==> flow/design.v <==
`timescale 1ns/1ps
module MODULE_STATIC_PROCESS (
    input clk,
    input rst,
    input [3:0] state_info,
    input [11:0] read_from_aux,
    input [11:0] read_from_ram,
    output reg [11:0] write2aux,
    output reg [11:0] write2ram,
    output reg [9:0] write2aux_addr,
    output reg [9:0] read_from_aux_addr,
    output reg [18:0] write2ram_addr,
    output reg[18:0] read_from_ram_addr,
    output reg ena_write_ram,
    output done
);
reg [18:0] cnt;
reg done_;
assign done=done_;
reg [4:0] cnt_buffer;
reg [11:0] color_buffer;
reg [11:0] buffer;
reg [11:0] color_reduced;
reg [15:0] color_cnt_1;
reg [15:0] color_cnt_2;
reg [15:0] color_cnt_3;
reg [15:0] color_cnt_4;
reg [15:0] color_cnt_5;
reg [15:0] color_cnt_6;
reg [15:0] color_cnt_7;
reg [15:0] color_cnt_8;
reg [15:0] color_cnt_9;
reg [15:0] color_cnt_10;
reg [15:0] color_cnt_11;
reg [15:0] color_cnt_12;
reg [15:0] color_cnt_13;
reg [15:0] color_cnt_14;
reg [15:0] color_cnt_15;
reg [15:0] color_cnt_16;
reg is_read_done;
always @(posedge clk) 
begin
    if(!rst)
    begin
      cnt=0;
      done_=0;
      cnt_buffer=0;
      color_buffer=0;
      buffer=0;
      color_reduced=0;
      color_cnt_1=0;
      color_cnt_2=0;
      color_cnt_3=0;
      color_cnt_4=0;
      color_cnt_5=0;
      color_cnt_6=0;
      color_cnt_7=0;
      color_cnt_8=0;
      color_cnt_9=0;
      color_cnt_10=0;
      color_cnt_11=0;
      color_cnt_12=0;
      color_cnt_13=0;
      color_cnt_14=0;
      color_cnt_15=0;
      color_cnt_16=0;
      is_read_done=0;
      write2aux=0;
      write2ram=0;
      write2aux_addr=0;
      read_from_aux_addr=0;
      write2ram_addr=0;
      read_from_ram_addr=0;
      ena_write_ram=0;
    end
    else if(done_==0&&(state_info==4'b1000||state_info==4'b1001))
    begin
      if(cnt_buffer==4'b0000)
      begin
        if(state_info==4'b1000)
          color_buffer=(read_from_ram[11:8]*8'd30+read_from_ram[7:4]*8'd59+read_from_ram[3:0]*8'd11)*9/8'd100;
        else if(state_info==4'b1001)
          color_buffer=(read_from_ram[11:8]*8'd30+read_from_ram[7:4]*8'd59+read_from_ram[3:0]*8'd11)*8/8'd100;
        read_from_ram_addr=cnt-641;
        cnt_buffer=cnt_buffer+1;
      end
      else if(cnt_buffer==4'b0001)  
      begin
        if(cnt%640==0||cnt<640)
            color_buffer=color_buffer-0;
        else
        begin
          color_reduced=(read_from_ram[11:8]*8'd30+read_from_ram[7:4]*8'd59+read_from_ram[3:0]*8'd11)/8'd100;
          if(color_buffer<color_reduced)
            color_buffer=0;
          else
            color_buffer=color_buffer-color_reduced;
        end
        read_from_ram_addr=cnt-640;
        cnt_buffer=cnt_buffer+1;
      end
      else if(cnt_buffer==4'b0010)  
      begin
        if(cnt<640)
            color_buffer=color_buffer-0;
        else
        begin
          color_reduced=(read_from_ram[11:8]*8'd30+read_from_ram[7:4]*8'd59+read_from_ram[3:0]*8'd11)/8'd100;
          if(color_buffer<color_reduced)
            color_buffer=0;
          else
            color_buffer=color_buffer-color_reduced;
        end
        read_from_ram_addr=cnt-639;
        cnt_buffer=cnt_buffer+1;
      end
      else if(cnt_buffer==4'b0011)  
      begin
        if(cnt<640||(cnt-639)%640==0)
            color_buffer=color_buffer-0;
        else
        begin
          color_reduced=(read_from_ram[11:8]*8'd30+read_from_ram[7:4]*8'd59+read_from_ram[3:0]*8'd11)/8'd100;
          if(color_buffer<color_reduced)
            color_buffer=0;
          else
            color_buffer=color_buffer-color_reduced;
        end
        read_from_ram_addr=cnt-1;
        cnt_buffer=cnt_buffer+1;
      end
      else if(cnt_buffer==4'b0100)  
      begin
        if(cnt%640==0)
            color_buffer=color_buffer-0;
        else
        begin
        color_reduced=(read_from_ram[11:8]*8'd30+read_from_ram[7:4]*8'd59+read_from_ram[3:0]*8'd11)/8'd100;
          if(color_buffer<color_reduced)
            color_buffer=0;
          else
            color_buffer=color_buffer-color_reduced;
        end
        read_from_ram_addr=cnt+1;
        cnt_buffer=cnt_buffer+1;
      end
      else if(cnt_buffer==4'b0101)  
      begin
        if(cnt>=639&&(cnt-639)%640==0)
          color_buffer=color_buffer-0;
        else 
        begin
          color_reduced=(read_from_ram[11:8]*8'd30+read_from_ram[7:4]*8'd59+read_from_ram[3:0]*8'd11)/8'd100;
          if(color_buffer<color_reduced)
            color_buffer=0;
          else
            color_buffer=color_buffer-color_reduced;
        end
        read_from_ram_addr=cnt+640-1;
        cnt_buffer=cnt_buffer+1;
      end
      else if(cnt_buffer==4'b0110)  
      begin
        if(cnt%640==0||cnt>640*479)
            color_buffer=color_buffer-0;
        else 
        begin
          color_reduced=(read_from_ram[11:8]*8'd30+read_from_ram[7:4]*8'd59+read_from_ram[3:0]*8'd11)/8'd100;
          if(color_buffer<color_reduced)
            color_buffer=0;
          else
            color_buffer=color_buffer-color_reduced;
        end
        read_from_ram_addr=cnt+640;
        cnt_buffer=cnt_buffer+1;
      end
      else if(cnt_buffer==4'b0111) 
      begin
        if(cnt>640*479)
            color_buffer=color_buffer-0;
        else
        begin
          color_reduced=(read_from_ram[11:8]*8'd30+read_from_ram[7:4]*8'd59+read_from_ram[3:0]*8'd11)/8'd100;
          if(color_buffer<color_reduced)
            color_buffer=0;
          else
            color_buffer=color_buffer-color_reduced;
        end
        read_from_aux_addr=(cnt-1)%640;  
        read_from_ram_addr=cnt+640+1;
        cnt_buffer=cnt_buffer+1;
      end
      else if(cnt_buffer==4'b1000)   
      begin
        if(cnt>640*479||(cnt>=630&&(cnt-639)%640==0))
            color_buffer=color_buffer-0;
        else
        begin
          color_reduced=(read_from_ram[11:8]*8'd30+read_from_ram[7:4]*8'd59+read_from_ram[3:0]*8'd11)/8'd100;
          if(color_buffer<color_reduced)
            color_buffer=0;
          else
            color_buffer=color_buffer-color_reduced;
        end
        color_buffer={color_buffer[3:0],color_buffer[3:0],color_buffer[3:0]};
        cnt=cnt+1;
        ena_write_ram=1;
        read_from_ram_addr=cnt; 
        cnt_buffer=0;
        write2ram_addr=cnt-640-2;
        read_from_aux_addr=(cnt-2)%640;
        write2ram=read_from_aux;   
        write2aux_addr=(cnt-2)%640;
        write2aux=buffer;
        buffer=color_buffer;
        if(cnt==640*480)
        begin
            done_=1;
            ena_write_ram=0;
            cnt=0;
            cnt_buffer=0;
        end
      end
    end
    else if(done_==0&& state_info==4'b1010)
    begin
          if(cnt_buffer==4'b0000)
          begin
            color_buffer=(read_from_ram[11:8]*8'd30+read_from_ram[7:4]*8'd59+read_from_ram[3:0]*8'd11)*4/8'd100;
            read_from_ram_addr=cnt-641;
            cnt_buffer=cnt_buffer+1;
          end
          else if(cnt_buffer==4'b0001)  
          begin
            if(cnt%640==0||cnt<640)
                color_buffer=color_buffer+0;
            else
            begin
              color_reduced=(read_from_ram[11:8]*8'd30+read_from_ram[7:4]*8'd59+read_from_ram[3:0]*8'd11)/8'd100;
              color_buffer=color_buffer+color_reduced;
            end
            read_from_ram_addr=cnt-640;
            cnt_buffer=cnt_buffer+1;
          end
          else if(cnt_buffer==4'b0010)  
          begin
            if(cnt<640)
                color_buffer=color_buffer-0;
            else
            begin
              color_reduced=(read_from_ram[11:8]*8'd30+read_from_ram[7:4]*8'd59+read_from_ram[3:0]*8'd11)*2/8'd100;
              color_buffer=color_buffer+color_reduced;
            end
            read_from_ram_addr=cnt-639;
            cnt_buffer=cnt_buffer+1;
          end
          else if(cnt_buffer==4'b0011)  
          begin
            if(cnt<640||(cnt-639)%640==0)
                color_buffer=color_buffer-0;
            else
            begin
              color_reduced=(read_from_ram[11:8]*8'd30+read_from_ram[7:4]*8'd59+read_from_ram[3:0]*8'd11)/8'd100;
              color_buffer=color_buffer+color_reduced;
            end
            read_from_ram_addr=cnt-1;
            cnt_buffer=cnt_buffer+1;
          end
          else if(cnt_buffer==4'b0100)  
          begin
            if(cnt%640==0)
                color_buffer=color_buffer-0;
            else
            begin
              color_reduced=(read_from_ram[11:8]*8'd30+read_from_ram[7:4]*8'd59+read_from_ram[3:0]*8'd11)*2/8'd100;
              color_buffer=color_buffer+color_reduced;
            end
            read_from_ram_addr=cnt+1;
            cnt_buffer=cnt_buffer+1;
          end
          else if(cnt_buffer==4'b0101)  
          begin
            if(cnt>=639&&(cnt-639)%640==0)
              color_buffer=color_buffer-0;
            else 
            begin
              color_reduced=(read_from_ram[11:8]*8'd30+read_from_ram[7:4]*8'd59+read_from_ram[3:0]*8'd11)*2/8'd100;
              color_buffer=color_buffer+color_reduced;
            end
            read_from_ram_addr=cnt+640-1;
            cnt_buffer=cnt_buffer+1;
          end
          else if(cnt_buffer==4'b0110)  
          begin
            if(cnt%640==0||cnt>640*479)
                color_buffer=color_buffer-0;
            else 
            begin
              color_reduced=(read_from_ram[11:8]*8'd30+read_from_ram[7:4]*8'd59+read_from_ram[3:0]*8'd11)/8'd100;
              color_buffer=color_buffer+color_reduced;
            end
            read_from_ram_addr=cnt+640;
            cnt_buffer=cnt_buffer+1;
          end
          else if(cnt_buffer==4'b0111) 
          begin
            if(cnt>640*479)
                color_buffer=color_buffer-0;
            else
            begin
              color_reduced=(read_from_ram[11:8]*8'd30+read_from_ram[7:4]*8'd59+read_from_ram[3:0]*8'd11)*2/8'd100;
              color_buffer=color_buffer+color_reduced;
            end
            read_from_aux_addr=(cnt-1)%640;  
            read_from_ram_addr=cnt+640+1;
            cnt_buffer=cnt_buffer+1;
          end
          else if(cnt_buffer==4'b1000)   
          begin
            if(cnt>640*479||(cnt>=630&&(cnt-639)%640==0))
                color_buffer=color_buffer-0;
            else
            begin
              color_reduced=(read_from_ram[11:8]*8'd30+read_from_ram[7:4]*8'd59+read_from_ram[3:0]*8'd11)/8'd100;
              color_buffer=color_buffer+color_reduced;
            end
            color_buffer=color_buffer/16;
            color_buffer={color_buffer[3:0],color_buffer[3:0],color_buffer[3:0]};
            cnt=cnt+1;
            ena_write_ram=1;
            read_from_ram_addr=cnt;  
            cnt_buffer=0;
            write2ram_addr=cnt-640-2; 
            read_from_aux_addr=(cnt-2)%640;
            write2ram=read_from_aux;   
            write2aux_addr=(cnt-2)%640;
            write2aux=buffer;
            buffer=color_buffer;
            if(cnt==640*480)
            begin
                done_=1;
                ena_write_ram=0;
                    cnt=0;
                cnt_buffer=0;
            end
          end
    end
    else if(done_==0&& state_info==4'b1011)
    begin
          if(cnt_buffer==4'b0000)
          begin
            color_buffer=12'b000000000111;
            read_from_ram_addr=cnt-641;
            cnt_buffer=cnt_buffer+1;
          end
          else if(cnt_buffer==4'b0001)  
          begin
            if(cnt%640==0||cnt<640)
                color_buffer=color_buffer+0;
            else
            begin
              color_reduced=(read_from_ram[11:8]*8'd30+read_from_ram[7:4]*8'd59+read_from_ram[3:0]*8'd11)/8'd100;
              color_buffer=color_buffer+color_reduced;
            end
            read_from_ram_addr=cnt-640;
            cnt_buffer=cnt_buffer+1;
          end
          else if(cnt_buffer==4'b0010)  
          begin
            color_buffer=color_buffer-0;
            read_from_ram_addr=cnt-639;
            cnt_buffer=cnt_buffer+1;
          end
          else if(cnt_buffer==4'b0011)  
          begin
            color_buffer=color_buffer-0;
            read_from_ram_addr=cnt-1;
            cnt_buffer=cnt_buffer+1;
          end
          else if(cnt_buffer==4'b0100)  
          begin
            color_buffer=color_buffer-0;
            read_from_ram_addr=cnt+1;
            cnt_buffer=cnt_buffer+1;
          end
          else if(cnt_buffer==4'b0101)  
          begin
            color_buffer=color_buffer-0;
            read_from_ram_addr=cnt+640-1;
            cnt_buffer=cnt_buffer+1;
          end
          else if(cnt_buffer==4'b0110)  
          begin
            color_buffer=color_buffer-0;
            read_from_ram_addr=cnt+640;
            cnt_buffer=cnt_buffer+1;
          end
          else if(cnt_buffer==4'b0111) 
          begin
            color_buffer=color_buffer-0;
            read_from_aux_addr=(cnt-1)%640;  
            read_from_ram_addr=cnt+640+1;
            cnt_buffer=cnt_buffer+1;
          end
          else if(cnt_buffer==4'b1000)   
          begin
            if(cnt>640*479||(cnt>=630&&(cnt-639)%640==0))
                color_buffer=color_buffer-0;
            else
            begin
              color_reduced=(read_from_ram[11:8]*8'd30+read_from_ram[7:4]*8'd59+read_from_ram[3:0]*8'd11)/8'd100;
              if(color_buffer>color_reduced)
                color_buffer=color_buffer-color_reduced;
              else
                color_buffer=0;
            end
            color_buffer={color_buffer[3:0],color_buffer[3:0],color_buffer[3:0]};
            cnt=cnt+1;
            ena_write_ram=1;
            read_from_ram_addr=cnt;  
            cnt_buffer=0;
            write2ram_addr=cnt-640-2; 
            read_from_aux_addr=(cnt-2)%640;
            write2ram=read_from_aux;   
            write2aux_addr=(cnt-2)%640;
            write2aux=buffer;
            buffer=color_buffer;
            if(cnt==640*480)
            begin
                done_=1;
                ena_write_ram=0;
                    cnt=0;
                cnt_buffer=0;
            end
          end
    end
    else if(done_==1'b1&&state_info<4'b1000)
    begin
      done_=1'b0;
      read_from_aux_addr=0;
      read_from_ram_addr=0;
      cnt=0;
      color_cnt_1=0;
      color_cnt_2=0;
      color_cnt_3=0;
      color_cnt_4=0;
      color_cnt_5=0;
      color_cnt_6=0;
      color_cnt_7=0;
      color_cnt_8=0;
      color_cnt_9=0;
      color_cnt_10=0;
      color_cnt_11=0;
      color_cnt_12=0;
      color_cnt_13=0;
      color_cnt_14=0;
      color_cnt_15=0;
      color_cnt_16=0;
      is_read_done=0;
    end
    else if(done_==1'b0 && state_info==4'b1100)
    begin
      if(cnt==480*640&&is_read_done==0)
      begin
        is_read_done=1;
        cnt=0;
      end
      if(is_read_done==0&&cnt<480*640)
      begin
        read_from_ram_addr=cnt;
        color_reduced=(read_from_ram[11:8]*8'd30+read_from_ram[7:4]*8'd59+read_from_ram[3:0]*8'd11)/8'd100;
        if(color_reduced[3:0]==4'b0000)
          color_cnt_1=color_cnt_1+1;
        else if(color_reduced[3:0]==4'b0001)
          color_cnt_2=color_cnt_2+1;
        else if(color_reduced[3:0]==4'b0010)
          color_cnt_3=color_cnt_3+1;
        else if(color_reduced[3:0]==4'b0011)
          color_cnt_4=color_cnt_4+1;
        else if(color_reduced[3:0]==4'b0100)
          color_cnt_5=color_cnt_5+1;
        else if(color_reduced[3:0]==4'b0101)
          color_cnt_6=color_cnt_6+1;
        else if(color_reduced[3:0]==4'b0110)
          color_cnt_7=color_cnt_7+1;
        else if(color_reduced[3:0]==4'b0111)
          color_cnt_8=color_cnt_8+1;
        else if(color_reduced[3:0]==4'b1000)
          color_cnt_9=color_cnt_9+1;
        else if(color_reduced[3:0]==4'b1001)
          color_cnt_10=color_cnt_10+1;
        else if(color_reduced[3:0]==4'b1010)
          color_cnt_11=color_cnt_11+1;
        else if(color_reduced[3:0]==4'b1011)
          color_cnt_12=color_cnt_12+1;
        else if(color_reduced[3:0]==4'b1100)
          color_cnt_13=color_cnt_13+1;
        else if(color_reduced[3:0]==4'b1101)
          color_cnt_14=color_cnt_14+1;
        else if(color_reduced[3:0]==4'b1110)
          color_cnt_15=color_cnt_15+1;
        else if(color_reduced[3:0]==4'b1111)
          color_cnt_16=color_cnt_16+1;
        cnt=cnt+1;
      end
      else if(is_read_done==1&&done_==0)
      begin
        if(cnt==640*480)
        begin
          done_=1;
          ena_write_ram=0;
        end
        else
        begin
          ena_write_ram=1;
          write2ram_addr=cnt;
          if(cnt%640<40)  
          begin
            if((480-(cnt/640))<color_cnt_1/160)
              write2ram=12'hFFD;
            else
              write2ram=12'b000000000000;
          end
          else if(cnt%640<80)
          begin
            if((480-(cnt/640))<color_cnt_2/160)
              write2ram=12'hFF0;
            else
              write2ram=12'b000000000000;
          end
          else if(cnt%640<120)
          begin
            if((480-(cnt/640))<color_cnt_3/160)
              write2ram=12'hFFF;
            else
              write2ram=12'b000000000000;
          end
          else if(cnt%640<160)
          begin
            if((480-(cnt/640))<color_cnt_4/160)
              write2ram=12'h0f0;
            else
              write2ram=12'b000000000000;
          end
          else if(cnt%640<200)
          begin
            if((480-(cnt/640))<color_cnt_5/160)
              write2ram=12'hFFE;
            else
              write2ram=12'b000000000000;
          end
          else if(cnt%640<240)
          begin
            if((480-(cnt/640))<color_cnt_6/160)
              write2ram=12'hCFC;
            else
              write2ram=12'b000000000000;
          end
          else if(cnt%640<280)
          begin
            if((480-(cnt/640))<color_cnt_7/160)
              write2ram=12'hfed;
            else
              write2ram=12'b000000000000;
          end
          else if(cnt%640<320)
          begin
            if((480-(cnt/640))<color_cnt_8/160)
              write2ram=12'h9ff;
            else
              write2ram=12'b000000000000;
          end
          else if(cnt%640<360)
          begin
            if((480-(cnt/640))<color_cnt_9/160)
              write2ram=12'hfdb;
            else
              write2ram=12'b000000000000;
          end
          else if(cnt%640<400)
          begin
            if((480-(cnt/640))<color_cnt_10/160)
              write2ram=12'hbff;
            else
              write2ram=12'b000000000000;
          end
          else if(cnt%640<440)
          begin
            if((480-(cnt/640))<color_cnt_11/160)
              write2ram=12'hfeb;
            else
              write2ram=12'b000000000000;
          end
          else if(cnt%640<480)
          begin
            if((480-(cnt/640))<color_cnt_12/160)
              write2ram=12'h8cf;
            else
              write2ram=12'b000000000000;
          end
          else if(cnt%640<520)
          begin
            if((480-(cnt/640))<color_cnt_13/160)
              write2ram=12'heef;
            else
              write2ram=12'b000000000000;
          end
          else if(cnt%640<560)
          begin
            if((480-(cnt/640))<color_cnt_14/160)
              write2ram=12'h9f9;
            else
              write2ram=12'b000000000000;
          end
          else if(cnt%640<600)
          begin
            if((480-(cnt/640))<color_cnt_15/160)
              write2ram=12'hfee;
            else
              write2ram=12'b000000000000;
          end
          else if(cnt%640<640)
          begin
            if((480-(cnt/640))<color_cnt_16/160)
              write2ram=12'hfcc;
            else
              write2ram=12'b000000000000;
          end
          cnt=cnt+1;
        end
      end
    end
end
endmodule  
# Reports on MODULE_STATIC_PROCESS
# Each step is given for the RTL above and for the edited RTL.
# "before" refers to lines of the RTL above, "after" to lines of the edited file.
# "diff": "after" minus "before" as printed here. "rel_change_pct": 100 x difference / "before".
# Operators: Yosys type, input widths -> output width; for muxes data width and select width s.
# Library cell names are shortened.
# The mark n/a stands for no value.
# setup
design	MODULE_STATIC_PROCESS
clock	clk
library	sky130hd
corner	tt_025C_1v80

# Diff
# Unified diff, file above to edited file.
# This change comes from a script, not from a designer. The edited design behaves differently; no optimisation was intended.
# begin of diff
@@ -405,5 +405,5 @@
           else if(cnt_buffer==4'b1000)   
           begin
-            if(cnt>640*479||(cnt>=630&&(cnt-639)%640==0))
+            if(cnt>640*479||(cnt<630&&(cnt-639)%640==0))
                 color_buffer=color_buffer-0;
             else
# end of diff

# Elaborated design
# Counts by Yosys on the flattened word-level netlist (proc, flatten, opt, wreduce; memories kept). Register bits leave out memories and registers merged into their read ports (data or address). Print and check cells are left out.
# classes
item	before	after	diff	rel_change_pct
addsub	37	37	0	0.00
mul	7	7	0	0.00
n_div	27	27	0	0.00
n_cmp	40	41	1	2.50
equal	94	94	0	0.00
muxes	456	456	0	0.00
logic	8	8	0	0.00
n_reduce_logical	70	72	2	2.86
# op_table
cell	before	after	diff	rel_change_pct
$logic_and 1x1->1	10	11	1	10.00
$logic_or 1x1->1	5	6	1	20.00
$lt 19x10->1 const B	1	2	1	100.00
$mux 16	184	184	0	0.00
$mux 12	128	128	0	0.00
$mux 19	57	57	0	0.00
$mux 1	45	45	0	0.00
$ne 2x2->1 const B	35	35	0	0.00
$mux 10	25	25	0	0.00
$reduce_bool 2->1	18	18	0	0.00
$add 16x1->16 const B	16	16	0	0.00
$div 16x8->32 const B	16	16	0	0.00
$lt 32x32->1	16	16	0	0.00
$eq 4x4->1 const B	13	13	0	0.00
$mux 5	12	12	0	0.00
$not 1->1	8	8	0	0.00
$lt 32x9->1 const B	6	6	0	0.00
$ne 5x2->1 const B	6	6	0	0.00
$ne 4x4->1 const B	5	5	0	0.00
$div 32x7->32 const B	4	4	0	0.00
$eq 4x3->1 const B	4	4	0	0.00
$eq 5x3->1 const B	4	4	0	0.00
$lt 32x10->1 const B	4	4	0	0.00
$mul 4x4->8 const B	4	4	0	0.00
$reduce_bool 5->1	4	4	0	0.00
$add 19x1->19 const B	3	3	0	0.00
$eq 19x19->1 const B	3	3	0	0.00
$lt 32x8->1 const B	3	3	0	0.00
# The list need not be complete.
# word_totals
item	before	after	diff	rel_change_pct
regBits	389	389	0	0.00
inputBits	30	30	0	0.00
word_cells	768	771	3	0.39

# Logic depth
# Longest topological path by Yosys (ltp), each cell counted once; first at word level (registers and memories cut), then after technology mapping (sequential cells cut; the memories' decode and read muxes count).
# logic_depth
item	before	after	diff	rel_change_pct
word_depth	37	37	0	0.00
abc_area	0	0	n/a	n/a
ltp_mapped	133	143	10	7.52

# Mapped cells and area
# Source: synth_stat.txt of the flow (Yosys; design flattened, memories mapped). It holds for the ABC_AREA given above (unset counts as 0); a run with the other value may have another netlist.
# by_type
cell	before	after	diff	rel_change_pct
o21ai_0	350	301	-49	-14.00
nor2_1	686	733	47	6.85
or3_1	79	48	-31	-39.24
clkbuf_1	256	229	-27	-10.55
nor3_1	134	155	21	15.67
and2_1	31	51	20	64.52
and3_1	77	95	18	23.38
a211oi_1	81	96	15	18.52
a22oi_1	34	20	-14	-41.18
o211ai_1	78	65	-13	-16.67
a31oi_1	54	66	12	22.22
nor4_1	37	25	-12	-32.43
a311oi_1	18	30	12	66.67
xor2_1	219	230	11	5.02
o221ai_1	37	26	-11	-29.73
xnor2_1	232	223	-9	-3.88
o22ai_1	59	68	9	15.25
nand4_1	53	62	9	16.98
# The list need not be complete.
# synth_totals
item	before	after	diff	rel_change_pct
cells	5159	5122	-37	-0.72
mapped_area_um2	36578.8	36248.5	-330.3	-0.90
seq_area_um2	7467.2	7467.2	0.0	0.00
ff_cells	373	373	0	0.00
buf_cells	329	300	-29	-8.81

# Path before layout
# Source: OpenSTA report_checks on the synthesized netlist (no wires, ideal clock, input and output delay 20% of the period each), path of least setup slack; recovery checks are left aside. Register names are those of the netlist, which keeps one name where synthesis merged equal registers.
# synth_timing
item	before	after	diff	rel_change_pct
path_type	input port to flip-flop	input port to flip-flop	n/a	n/a
start	in read_from_ram[8]	in read_from_ram[8]	n/a	n/a
end	reg color_buffer[11]	reg color_buffer[10]	n/a	n/a
clock_period_ns	29.0	29.0	0.0	0.00
in_delay_ns	5.800	5.800	0.000	0.00
setup_time_ns	0.065	0.128	0.063	n/a
t_first_pin_ns	5.800	5.800	0.000	0.00
arrival_time_ns	29.689	31.495	1.806	6.08
t_required_ns	28.935	28.872	-0.063	-0.22
path_slack_ns	-0.754	-2.622	-1.868	n/a
delay_ns	23.954	25.823	1.869	7.80
stages	124	134	10	8.06
path_buffers	5	6	1	20.00
synth_period_reached_ns	29.754	31.622	1.868	6.28
# "delay_ns" is the arrival time less input delay plus setup time.
# "stages" counts driving pins, that of a launching flip-flop among them; a cell with two outputs on the path counts twice.
# "synth_period_reached_ns" = period - worst setup slack (recovery checks aside). The figure is calculated, with input and output delays left at 20% of the set period.
# Between the ends stands the longest chain of elaborated cells between them, by number of cells; it is not shown to be the way that was timed. Of several equally long chains one is given.
# Each line given opens the expression or statement behind the cell; cells for indexed reads and writes are added by Yosys, which also makes memories of some case tables.
# At most two assigning lines are given for a register; there are more.
# synth_via_before
path_cell_list	fa_1 -> fa_1 -> inv_1 -> fa_1 -> inv_1 -> ha_1 -> fa_1 -> fa_1 -> inv_1 -> fa_1 -> inv_1 -> ha_1 -> nor2b_1 -> o21ai_0 -> a21boi_0 -> o21ai_0 -> nand2b_1 -> a21o_1 -> [88 not listed] -> a21oi_1 -> o21bai_1 -> a21oi_1 -> o21bai_1 -> a21oi_1 -> o21bai_1 -> a21oi_1 -> o21bai_1 -> a21oi_1 -> xnor2_1 -> nor2_1 -> a21oi_1 -> o22ai_1 -> a211oi_1 -> o221ai_1 -> a21oi_1 -> mux2i_1 -> nor2_1
elab_chain_len	19
cells_between	68
classes_between	add/sub: 7; mul: 3; div: 5; compare: 2; mux: 51
# synth_rtl_before
item	line_no	text
start, declared	7	input [11:0] read_from_ram,
$mul 4x4->8	411	color_reduced=(read_from_ram[11:8]*8'd30+read_from_ram[7:4]*8'd59+read_from_ram[3:0]*8'd11)/8'd100;
$add 9x10->11	411
$add 11x8->12	411
$div 12x7->12	411
$sub 12x12->12	413	color_buffer=color_buffer-color_reduced;
$mux 4	412	if(color_buffer>color_reduced)
$mux 4	407	if(cnt>640*479||(cnt>=630&&(cnt-639)%640==0))
[5 not listed]	n/a
$mux 12	374	else if(cnt_buffer==4'b0011)
$mux 12	368	else if(cnt_buffer==4'b0010)
$mux 12	356	else if(cnt_buffer==4'b0001)
$mux 12	350	if(cnt_buffer==4'b0000)
$mux 12	348	else if(done_==0&& state_info==4'b1011)
$mux 12	225	else if(done_==0&& state_info==4'b1010)
$mux 12	76	else if(done_==0&&(state_info==4'b1000||state_info==4'b1001))
end, assigned	81	color_buffer=(read_from_ram[11:8]*8'd30+read_from_ram[7:4]*8'd59+read_from_ram[3:0]*8'd11)*9/8'd100;
end, assigned	83	color_buffer=(read_from_ram[11:8]*8'd30+read_from_ram[7:4]*8'd59+read_from_ram[3:0]*8'd11)*8/8'd100;
end, declared	21	reg [11:0] color_buffer;
# synth_via_after
path_cell_list	fa_1 -> fa_1 -> inv_1 -> fa_1 -> inv_1 -> ha_1 -> fa_1 -> fa_1 -> inv_1 -> fa_1 -> inv_1 -> ha_1 -> a21oi_1 -> o21bai_1 -> a21oi_1 -> o21bai_1 -> a21oi_1 -> xor2_1 -> [98 not listed] -> fa_1 -> a21o_1 -> a21oi_1 -> o21bai_1 -> a21oi_1 -> o21bai_1 -> a21oi_1 -> o21bai_1 -> a21oi_1 -> xnor2_1 -> a21oi_1 -> nor2_1 -> a221oi_1 -> o31ai_1 -> nand2_1 -> a21oi_1 -> a21oi_1 -> nor2_1
elab_chain_len	19
cells_between	68
classes_between	add/sub: 7; mul: 3; div: 5; compare: 2; mux: 51
# synth_rtl_after
item	line_no	text
start, declared	7	input [11:0] read_from_ram,
$mul 4x4->8	411	color_reduced=(read_from_ram[11:8]*8'd30+read_from_ram[7:4]*8'd59+read_from_ram[3:0]*8'd11)/8'd100;
$add 9x10->11	411
$add 11x8->12	411
$div 12x7->12	411
$sub 12x12->12	413	color_buffer=color_buffer-color_reduced;
$mux 4	412	if(color_buffer>color_reduced)
$mux 4	407	if(cnt>640*479||(cnt<630&&(cnt-639)%640==0))
[5 not listed]	n/a
$mux 12	374	else if(cnt_buffer==4'b0011)
$mux 12	368	else if(cnt_buffer==4'b0010)
$mux 12	356	else if(cnt_buffer==4'b0001)
$mux 12	350	if(cnt_buffer==4'b0000)
$mux 12	348	else if(done_==0&& state_info==4'b1011)
$mux 12	225	else if(done_==0&& state_info==4'b1010)
$mux 12	76	else if(done_==0&&(state_info==4'b1000||state_info==4'b1001))
end, assigned	81	color_buffer=(read_from_ram[11:8]*8'd30+read_from_ram[7:4]*8'd59+read_from_ram[3:0]*8'd11)*9/8'd100;
end, assigned	83	color_buffer=(read_from_ram[11:8]*8'd30+read_from_ram[7:4]*8'd59+read_from_ram[3:0]*8'd11)*8/8'd100;
end, declared	21	reg [11:0] color_buffer;

# Timing after layout
# Path of least setup slack in the final report of each run of pair 1 (OpenROAD, finished layout, wires in). Where an end is a register, its clock arrival counts in the times.
# layout_timing
item	before	after	diff	rel_change_pct
path_type	input port to flip-flop	input port to flip-flop	n/a	n/a
start	in read_from_ram[9]	in read_from_ram[10]	n/a	n/a
end	reg color_buffer[11]	reg color_buffer[10]	n/a	n/a
clock_period_ns	28.4	28.4	0.0	0.00
in_delay_ns	5.68	5.68	0.00	0.00
setup_time_ns	0.07	0.07	0.00	n/a
t_first_pin_ns	5.68	5.68	0.00	0.00
arrival_time_ns	27.92	29.44	1.52	5.44
t_required_ns	28.96	28.94	-0.02	-0.07
path_slack_ns	1.03	-0.50	-1.53	n/a
stages	125	135	10	8.00
path_buffers	3	3	0	0.00
# Between the ends stands the longest chain of elaborated cells between them, by number of cells; it is not shown to be the way that was timed. Of several equally long chains one is given.
# At most two assigning lines are given for a register; there are more.
# layout_via_before
path_cell_list	dlymetal6s2s_1 -> fa_1 -> fa_1 -> inv_1 -> fa_1 -> inv_1 -> ha_4 -> fa_1 -> fa_1 -> inv_1 -> fa_1 -> inv_1 -> ha_4 -> nor2b_1 -> o21ai_1 -> a21boi_1 -> o21ai_1 -> nand2b_1 -> [89 not listed] -> a21oi_2 -> o21bai_1 -> a21oi_2 -> o21bai_1 -> a21oi_2 -> o21bai_1 -> a21oi_2 -> o21bai_1 -> a21oi_1 -> xnor2_1 -> nor2_1 -> a21oi_1 -> o22ai_1 -> a211oi_1 -> o221ai_1 -> a21oi_1 -> mux2i_1 -> nor2_1
elab_chain_len	19
cells_between	68
classes_between	add/sub: 7; mul: 3; div: 5; compare: 2; mux: 51
# layout_rtl_before
item	line_no	text
start, declared	7	input [11:0] read_from_ram,
$mul 4x4->8	411	color_reduced=(read_from_ram[11:8]*8'd30+read_from_ram[7:4]*8'd59+read_from_ram[3:0]*8'd11)/8'd100;
$add 9x10->11	411
$add 11x8->12	411
$div 12x7->12	411
$sub 12x12->12	413	color_buffer=color_buffer-color_reduced;
$mux 4	412	if(color_buffer>color_reduced)
$mux 4	407	if(cnt>640*479||(cnt>=630&&(cnt-639)%640==0))
[5 not listed]	n/a
$mux 12	374	else if(cnt_buffer==4'b0011)
$mux 12	368	else if(cnt_buffer==4'b0010)
$mux 12	356	else if(cnt_buffer==4'b0001)
$mux 12	350	if(cnt_buffer==4'b0000)
$mux 12	348	else if(done_==0&& state_info==4'b1011)
$mux 12	225	else if(done_==0&& state_info==4'b1010)
$mux 12	76	else if(done_==0&&(state_info==4'b1000||state_info==4'b1001))
end, assigned	81	color_buffer=(read_from_ram[11:8]*8'd30+read_from_ram[7:4]*8'd59+read_from_ram[3:0]*8'd11)*9/8'd100;
end, assigned	83	color_buffer=(read_from_ram[11:8]*8'd30+read_from_ram[7:4]*8'd59+read_from_ram[3:0]*8'd11)*8/8'd100;
end, declared	21	reg [11:0] color_buffer;
# layout_via_after
path_cell_list	buf_8 -> fa_2 -> fa_1 -> inv_1 -> fa_1 -> inv_2 -> ha_4 -> fa_1 -> fa_1 -> inv_1 -> fa_1 -> inv_2 -> ha_4 -> buf_4 -> xor2_2 -> inv_2 -> ha_1 -> ha_1 -> [99 not listed] -> fa_2 -> a21o_1 -> a21oi_2 -> o21bai_1 -> a21oi_2 -> o21bai_1 -> a21oi_2 -> o21bai_1 -> a21oi_2 -> xnor2_2 -> a21oi_2 -> nor2_1 -> a221oi_2 -> o31ai_1 -> nand2_1 -> a21oi_2 -> a21oi_1 -> nor2_1
elab_chain_len	19
cells_between	68
classes_between	add/sub: 7; mul: 3; div: 5; compare: 2; mux: 51
# layout_rtl_after
item	line_no	text
start, declared	7	input [11:0] read_from_ram,
$mul 4x4->8	411	color_reduced=(read_from_ram[11:8]*8'd30+read_from_ram[7:4]*8'd59+read_from_ram[3:0]*8'd11)/8'd100;
$add 9x10->11	411
$add 11x8->12	411
$div 12x7->12	411
$sub 12x12->12	413	color_buffer=color_buffer-color_reduced;
$mux 4	412	if(color_buffer>color_reduced)
$mux 4	407	if(cnt>640*479||(cnt<630&&(cnt-639)%640==0))
[5 not listed]	n/a
$mux 12	374	else if(cnt_buffer==4'b0011)
$mux 12	368	else if(cnt_buffer==4'b0010)
$mux 12	356	else if(cnt_buffer==4'b0001)
$mux 12	350	if(cnt_buffer==4'b0000)
$mux 12	348	else if(done_==0&& state_info==4'b1011)
$mux 12	225	else if(done_==0&& state_info==4'b1010)
$mux 12	76	else if(done_==0&&(state_info==4'b1000||state_info==4'b1001))
end, assigned	81	color_buffer=(read_from_ram[11:8]*8'd30+read_from_ram[7:4]*8'd59+read_from_ram[3:0]*8'd11)*9/8'd100;
end, assigned	83	color_buffer=(read_from_ram[11:8]*8'd30+read_from_ram[7:4]*8'd59+read_from_ram[3:0]*8'd11)*8/8'd100;
end, declared	21	reg [11:0] color_buffer;

# Layout results
# Runs of the flow (Yosys, OpenROAD) on both versions; the two runs of a pair have the same settings. The constraints put input and output delay at 20% of the set period each and load the outputs with 0.01 pF.
# settings_pair_1
CORE_UTILIZATION	40
PLACE_DENSITY	0.6
period_ns	28.4
CAP_MARGIN	20
CORE_MARGIN	2
SLEW_MARGIN	20
# measured_pair_1
item	before	after	diff	rel_change_pct
post_synth_area_um2	36578.8	36248.5	-330.3	-0.90
dieArea_um2	93881.0	93046.4	-834.6	-0.89
cell_area_final_um2	42356.9	44351.3	1994.4	4.71
final_util_frac	0.469	0.493	0.024	n/a
setup_worst_slack_ns	1.031	-0.504	-1.535	n/a
setupTns_ns	0.000	-1.456	-1.456	n/a
final_hold_ws_ns	0.453	0.450	-0.003	n/a
period_less_ws_ns	27.369	28.904	1.535	5.61
# settings_pair_2
ABC_AREA	1
CORE_ASPECT_RATIO	0.56
CORE_UTILIZATION	37
GPL_ROUTABILITY_DRIVEN	0
PLACE_DENSITY_LB_ADDON	0.06
SETUP_SLACK_MARGIN	5.0
period_ns	33.4
CAP_MARGIN	20
CORE_MARGIN	2
SLEW_MARGIN	20
# measured_pair_2
item	before	after	diff	rel_change_pct
post_synth_area_um2	35736.8	35714.3	-22.5	-0.06
dieArea_um2	99193.8	99131.6	-62.2	-0.06
cell_area_final_um2	40842.9	41108.2	265.3	0.65
final_util_frac	0.426	0.429	0.003	n/a
setup_worst_slack_ns	6.018	5.964	-0.054	n/a
setupTns_ns	0.000	0.000	0.000	n/a
final_hold_ws_ns	0.452	0.466	0.014	n/a
period_less_ws_ns	27.382	27.436	0.054	0.20
# "period_less_ws_ns": clock period set for the run, less the worst setup slack. It is reckoned from that one timing run; input and output delays stay at 20% of the period that was set.
